==> flow/design.v <==
typedef struct packed { logic req; logic [2:0] req_id; logic req_type; logic [63:0] req_data1; logic [63:0] req_data2;} req_pkt_type;
typedef struct packed { logic rsp; logic [2:0] rsp_id; logic [63:0] rsp_data;} rsp_pkt_type;
module execution_unit (
input logic clk,
input logic rst_b,
input logic req,
input logic [2:0] req_id,
input logic req_type,
input logic [63:0] req_data1,
input logic [63:0] req_data2,
output logic fifo_full,
output logic rsp,
output logic [2:0] rsp_id,
output logic [63:0] rsp_data );
req_pkt_type input_req;
rsp_pkt_type output_rsp;
assign input_req = {req, req_id, req_type, req_data1, req_data2};
assign rsp = output_rsp.rsp;
assign rsp_id = output_rsp.rsp_id;
assign rsp_data = output_rsp.rsp_data;
logic write_in, read;
req_pkt_type output_req;
logic mul_req, mul_rsp, mul_grant, mul_free;
logic [2:0] mul_req_id, mul_rsp_id;
logic [63:0] mul_rsp_data;
logic add_req, add_rsp, add_grant, add_free;
logic [2:0] add_req_id, add_rsp_id;
logic [63:0] add_rsp_data;
logic [1:0] rr_req;
logic [1:0] rr_grant;
assign write_in = input_req.req;
inp_fifo i_inp_fifo(.clk(clk), .rst_b(rst_b), .write_in(write_in), .read(read), .input_req(input_req), .output_req(output_req), .fifo_full(fifo_full));
assign read = output_req.req && (mul_req || add_req);
assign mul_req = output_req.req && (output_req.req_type == 1'b1) && mul_free;
mul i_mul (
.clk(clk), .rst_b(rst_b), 
.mul_req(mul_req),
.mul_req_id(output_req.req_id),
.mul_data1(output_req.req_data1),
.mul_data2(output_req.req_data2),
.grant(mul_grant),
.mul_rsp(mul_rsp),
.mul_rsp_id(mul_rsp_id),
.mul_rsp_data(mul_rsp_data),
.mul_free(mul_free)
);
assign add_req = output_req.req && (output_req.req_type == 1'b0) && add_free;
add i_add (
.clk(clk), .rst_b(rst_b), 
.add_req(add_req),
.add_req_id(output_req.req_id),
.add_data1(output_req.req_data1),
.add_data2(output_req.req_data2),
.grant(add_grant),
.add_rsp(add_rsp),
.add_rsp_id(add_rsp_id),
.add_rsp_data(add_rsp_data),
.add_free(add_free)
);
assign rr_req = {mul_rsp, add_rsp};
assign mul_grant = rr_grant[1];
assign add_grant = rr_grant[0];
assign rr_grant = {rr_req[1], rr_req[0] & ~rr_req[1]};
assign output_rsp.rsp = |rr_grant;
assign output_rsp.rsp_id = rr_grant[1] ? mul_rsp_id : rr_grant[0] ? add_rsp_id : '0;
assign output_rsp.rsp_data = rr_grant[1] ? mul_rsp_data : rr_grant[0] ? add_rsp_data : '0;
endmodule
module inp_fifo #(parameter DEPTH = 4, PTR_WIDTH = $clog2(DEPTH))
(
   input  logic   clk,
   input  logic   rst_b,
   input logic    write_in, 
   input logic    read, 
   input req_pkt_type input_req,  
   output req_pkt_type output_req,  
   output logic fifo_full   
);
logic fifo_empty;
logic [DEPTH-1:0][132:0] fifo_mem;  
logic [PTR_WIDTH-1 : 0] rd_ptr;
logic [PTR_WIDTH-1 : 0] wr_ptr;
logic [PTR_WIDTH : 0] count;
always_ff @(posedge clk or negedge rst_b)
begin
   if(~rst_b) begin
      wr_ptr     <= '0;       
      rd_ptr     <= '0;      
      count <= '0;
      fifo_mem <= '0;
   end else begin
   if(read) begin
         rd_ptr <= rd_ptr + 1'b1;                          
   end  
   if(write_in) begin
         fifo_mem[wr_ptr] <= input_req;              
         wr_ptr <= wr_ptr + 1'b1;           
   end
   if(read && !write_in) begin
	  count <= count - 1;
   end   
   else if(write_in && !read) begin
	  count <= count + 1;
   end   
   end
end   
assign output_req = !fifo_empty ? fifo_mem[rd_ptr] : '0;
assign fifo_empty = (count == 0) ? 1'b1 : 1'b0;                            
assign fifo_full = (count == DEPTH) ? 1'b1 : 1'b0;
endmodule
module add (
    input logic clk,
	input logic rst_b,
    input logic add_req,
	input logic [2:0] add_req_id,
	input logic [63:0] add_data1,
	input logic [63:0] add_data2,
	input logic grant,
	output logic add_rsp,
	output logic [2:0] add_rsp_id,
	output logic [63:0] add_rsp_data,
	output logic add_free
);
logic add_req_q;
logic [2:0] add_req_id_q;
logic [63:0] add_data1_q, add_data2_q;
logic add_rsp_prev;
logic [2:0] add_rsp_id_prev;
logic [64:0] add_rsp_data_prev;
always_ff @(posedge clk or negedge rst_b) begin
    if(!rst_b) begin
	    add_free <= 1'b1;
		add_rsp <= '0;
		add_rsp_id <= '0;
		add_rsp_data <= '0;
		add_rsp_prev <= '0;
		add_req_q <= '0;
	end else 
	begin
	    if(add_req) add_free <= 1'b0;
	    add_req_q <= add_req;
		add_req_id_q <= add_req_id;
		add_data1_q <= add_data1;
		add_data2_q <= add_data2;
		add_rsp_prev <= add_req_q;
		add_rsp_id_prev <= add_req_id_q;
		add_rsp_data_prev <= (add_data1_q + add_data2_q);
		if(grant) begin
		    add_free <= 1'b1;
			add_rsp <= 0;
			add_rsp_id <= '0;
			add_rsp_data <= '0;
		end else begin
			if(add_rsp_prev) begin
				add_rsp <= 1'b1;
				add_rsp_id <= add_rsp_id_prev;
				add_rsp_data <= add_rsp_data_prev[63:0];
			end
		end	
    end
end
endmodule
module mul (
    input logic clk,
	input logic rst_b,
    input logic mul_req,
	input logic [2:0] mul_req_id,
	input logic [63:0] mul_data1,
	input logic [63:0] mul_data2,
	input logic grant,
	output logic mul_rsp,
	output logic [2:0] mul_rsp_id,
	output logic [63:0] mul_rsp_data,
	output logic mul_free
);
logic mul_req_q;
logic [2:0] mul_req_id_q;
logic [63:0] mul_data1_q, mul_data2_q;
logic mul_req_q2;
logic [2:0] mul_req_id_q2;
logic [63:0] mul_data1_q2, mul_data2_q2;
logic mul_rsp_prev;
logic [2:0] mul_rsp_id_prev;
logic [128:0] mul_rsp_data_prev;
always_ff @(posedge clk or negedge rst_b) begin
    if(!rst_b) begin
	    mul_free <= 1'b1;
		mul_req_q <= '0;
		mul_req_q2 <= '0;
		mul_rsp <= '0;
		mul_rsp_id <= '0;
		mul_rsp_data <= '0;
		mul_rsp_prev <= '0;
	end else begin
	    if(mul_req) mul_free <= 1'b0;
	    mul_req_q <= mul_req;
		mul_req_id_q <= mul_req_id;
		mul_data1_q <= mul_data1;
		mul_data2_q <= mul_data2;
		mul_req_q2 <= mul_req_q;
		mul_req_id_q2 <= mul_req_id_q;
		mul_data1_q2 <= mul_data1_q;
		mul_data2_q2 <= mul_data2_q;
		mul_rsp_prev <= mul_req_q2;
		mul_rsp_id_prev <= mul_req_id_q2;
		mul_rsp_data_prev <= (mul_data1_q2 * mul_data2_q2);
		if(grant) begin
		    mul_free <= 1'b1;
			mul_rsp <= 0;
			mul_rsp_id <= '0;
			mul_rsp_data <= '0;
		end else begin
			if(mul_rsp_prev) begin
				mul_rsp <= 1'b1;
				mul_rsp_id <= mul_rsp_id_prev;
				mul_rsp_data <= mul_rsp_data_prev[63:0];
			end
		end	
    end
end
endmodule
# From RTL to reports: execution_unit
# What the tools print for execution_unit, step after step.
# Lines are those of the file above, counted from 1.
# Cell names lack the library's common part.
# A cell with -- has no value.
# design
design	execution_unit
clock	clk
lib	sky130hd
pvt_corner	tt_025C_1v80

# Word level
# Source: Yosys, flattened and elaborated, memories not mapped. Widths are those after wreduce. Registers that Yosys merges into a memory's read port (data or address) are not register bits. Print and check cells do not count. Equal cells are merged and count once.
# classes
reduce_and_logical	17
n_mul	3
eq_ne	1
div	0
muxes	25
addsub	6
n_logic	6
cmp	0
shifts	3
# op_table
op	count
64-bit by 64-bit multiplier with 64-bit output	1
133-bit by 33-bit variable shift with 532-bit output	1
133-bit by 33-bit variable shift with 532-bit output (first input constant)	1
532-bit by 32-bit variable part select with 133-bit output	1
532-bit AND	1
532-bit OR	1
532-bit inverter	1
64-bit 2-to-1 mux	6
133-bit 2-to-1 mux	1
64-bit adder	1
2-bit by 8-bit multiplier with 10-bit output (second input constant)	2
32-bit negation with 33-bit output	1
3-bit 2-to-1 mux	8
2-bit nonzero test	5
1-bit 2-to-1 mux	10
1-bit logical AND	7
2-bit by 1-bit adder with 2-bit output (second input constant)	2
3-bit by 1-bit adder with 3-bit output (second input constant)	1
3-bit by 1-bit subtractor with 3-bit output (second input constant)	1
3-bit equality test (second input constant)	1
3-bit logical NOT	1
1-bit inverter	2
1-bit logical NOT	2
2-bit OR reduction	1
1-bit AND	1
1-bit logical OR	1
# bits
output_inout_bits	69
clocked_rd_ports_x_width	0
romBits	0
ram_bits	0
reg_bits	1075
latch_bits	0
n_memories	0
wordCells	87

# Logic depth
# Yosys ltp: most cells in a row. Word level: on the elaborated netlist, between registers, memories and ports. Mapped: between sequential cells and ports; inverters and the memories' decode and read muxes count.
# logic_depth
word_depth	12
abc_area	1
depth_mapped	38

# Netlist
# Yosys stat after the flow's synthesis: flattened, memories mapped to cells. It holds for the ABC_AREA given above (unset counts as 0); a run with the other value may have another netlist.
# The area totals of this step are shown rounded.
# synth_totals
ffs	1075
area_um2	111900
mapped_cells	13123
# by_type
type	count
fa_1	1833
dfrtp_1	680
inv_1	3657
edfxtp_1	393
nand2_1	3074
ha_1	379
o21ai_0	685
a21oi_1	512
clkbuf_1	553
o22ai_1	330
nand3_1	184
xor2_1	100
nor2_1	189
o211ai_1	73
xnor2_1	52
buf_1	109
buf_2	42
a31oi_1	32
# Not listed: further types 43, cells in them 246.

# Path before layout
# OpenSTA on the mapped netlist: ideal clock, no wires. The path of least setup slack (recovery checks aside). Input and output delay are each 20% of the period. Register names are those of the netlist, which keeps one name where synthesis merged equal registers.
# synth_timing
kind	register -> register
start	register i_mul.mul_data2_q2[14]
end	register i_mul.mul_rsp_data_prev[51]
setup_ns	0.258
path_delay_ns	7.965
stages	31
t_required_ns	9.742
clock_period_ns	10.0
slack_ns	2.035
arrival_time_ns	7.707
t_first_pin_ns	0.000
synth_period_reached_ns	7.965
# "path_delay_ns" = arrival - input delay + setup time.
# "stages" counts driving pins, that of a launching flip-flop among them; a cell with two outputs on the path counts twice.
# "synth_period_reached_ns" = period - worst setup slack (recovery checks aside). The figure is calculated, with input and output delays left at 20% of the set period.
# Between the ends stands the longest chain of elaborated cells between them, by number of cells; it is not shown to be the way that was timed. Of several equally long chains one is given.
# A line is the first line of the expression or statement that the cell stems from. Yosys adds cells for indexed reads and writes and turns some case tables into memories.
# synth_via
path_cell_list	edfxtp_1 buf_2 clkbuf_1 buf_1 nand2_1 fa_1 fa_1 inv_1 fa_1 inv_1 fa_1 fa_1 inv_1 fa_1 inv_1 fa_1 inv_1 fa_1 fa_1 inv_1 fa_1 inv_1 ha_1 nand2_1 nor2_1 inv_1 nor4_1 nand3_1 nand3_1 a21oi_1 xnor2_1
elab_chain_len	1
cells_between	1
cone_lines	1
cone_classes	1 x mul
# synth_rtl
item	line_no	source
start, declared	180	logic [63:0] mul_data1_q2, mul_data2_q2;
start, assigned	202	mul_data2_q2 <= mul_data2_q;
64-bit by 64-bit multiplier with 64-bit output	205	mul_rsp_data_prev <= (mul_data1_q2 * mul_data2_q2);
end, assigned	205
end, declared	183	logic [128:0] mul_rsp_data_prev;

# Path in the finished layout
# Path of least setup slack in the final report of run 2 (OpenROAD, finished layout, wires in). Where an end is a register, its clock arrival counts in the times.
# layout_timing
kind	register -> register
start	register i_mul.mul_data2_q2[7]
end	register i_mul.mul_rsp_data_prev[62]
stages	35
clock_period_ns	7.27
setup_ns	0.25
t_required_ns	7.83
slack_ns	-1.34
t_first_pin_ns	0.83
arrival_time_ns	9.17
# Between the ends stands the longest chain of elaborated cells between them, by number of cells; it is not shown to be the way that was timed. Of several equally long chains one is given.
# layout_via
path_cell_list	edfxtp_1 buf_12 buf_16 buf_4 buf_4 nand2_1 inv_1 fa_1 inv_2 fa_1 inv_2 fa_2 fa_2 fa_1 inv_2 fa_1 inv_2 fa_1 fa_2 fa_2 fa_2 ha_4 buf_4 a21oi_2 inv_2 nor2_4 inv_2 a21oi_2 inv_1 a21oi_2 nand3_4 buf_6 nand4_1 nand2_1 xor2_1
elab_chain_len	1
cells_between	1
cone_lines	1
cone_classes	1 x mul
# layout_rtl
item	line_no	source
start, declared	180	logic [63:0] mul_data1_q2, mul_data2_q2;
start, assigned	202	mul_data2_q2 <= mul_data2_q;
64-bit by 64-bit multiplier with 64-bit output	205	mul_rsp_data_prev <= (mul_data1_q2 * mul_data2_q2);
end, assigned	205
end, declared	183	logic [128:0] mul_rsp_data_prev;

# Settings and measured results of 3 stored flow runs for module execution_unit (sky130hd), not sorted in any way. The constraints put input and output delay at 20% of the set period each and load the outputs with 0.01 pF.
# "period_reached_ns": clock period set for the run, less the worst setup slack. It is reckoned from that one timing run; input and output delays stay at 20% of the period that was set.
# "timing.worst_path_ns": the worst setup path's part of the clock period (all of it between registers, 20% less for each end at a port) less its slack. A launch clock that arrives late makes it longer, a capture clock that arrives late makes it shorter.
# Values from the reports are rounded here.
# Settings: . = not set for that run.
# A result given as . is not shown for that run.
stored run	ABC_AREA	CAP_MARGIN	CELL_PAD_IN_SITES_GLOBAL_PLACEMENT	CORE_UTILIZATION	CTS_CLUSTER_SIZE	GPL_ROUTABILITY_DRIVEN	MAX_ROUTING_LAYER	PLACE_DENSITY_LB_ADDON	SETUP_SLACK_MARGIN	TNS_END_PERCENT	period_ns	CORE_MARGIN	SLEW_MARGIN	CELL_PAD_IN_SITES_DETAIL_PLACEMENT	MIN_ROUTING_LAYER	HOLD_SLACK_MARGIN	fin_hold_ws_ns	finish.stdcell_area_um2	finish.utilization_pct	timing.worst_path_ns	worst_path_kind	period_reached_ns	die_footprint_um2	timing.setup.tns_ns	synth_chip_area_um2	ws_setup_ns
run 1	0	5	3	61	37	0	met4	0.03	1.01	55	7.27	2	20	.	.	.	.	.	.	.	.	.	.	.	.	.
run 2	1	5	3	23	69	0	met4	.	.	55	7.27	2	20	2	met2	.	0.346	139500	28.8	8.61	register -> register	8.610	492100	-44.35	111900	-1.340
run 3	0	20	0	60	18	.	met5	0.06	-0.77	.	13.7	6	20	.	.	-0.04	0.350	115300	65.1	10.23	register -> register	10.230	189700	0.000	107600	3.470
# Run 1: unfinished; error FLW-0024 in placement
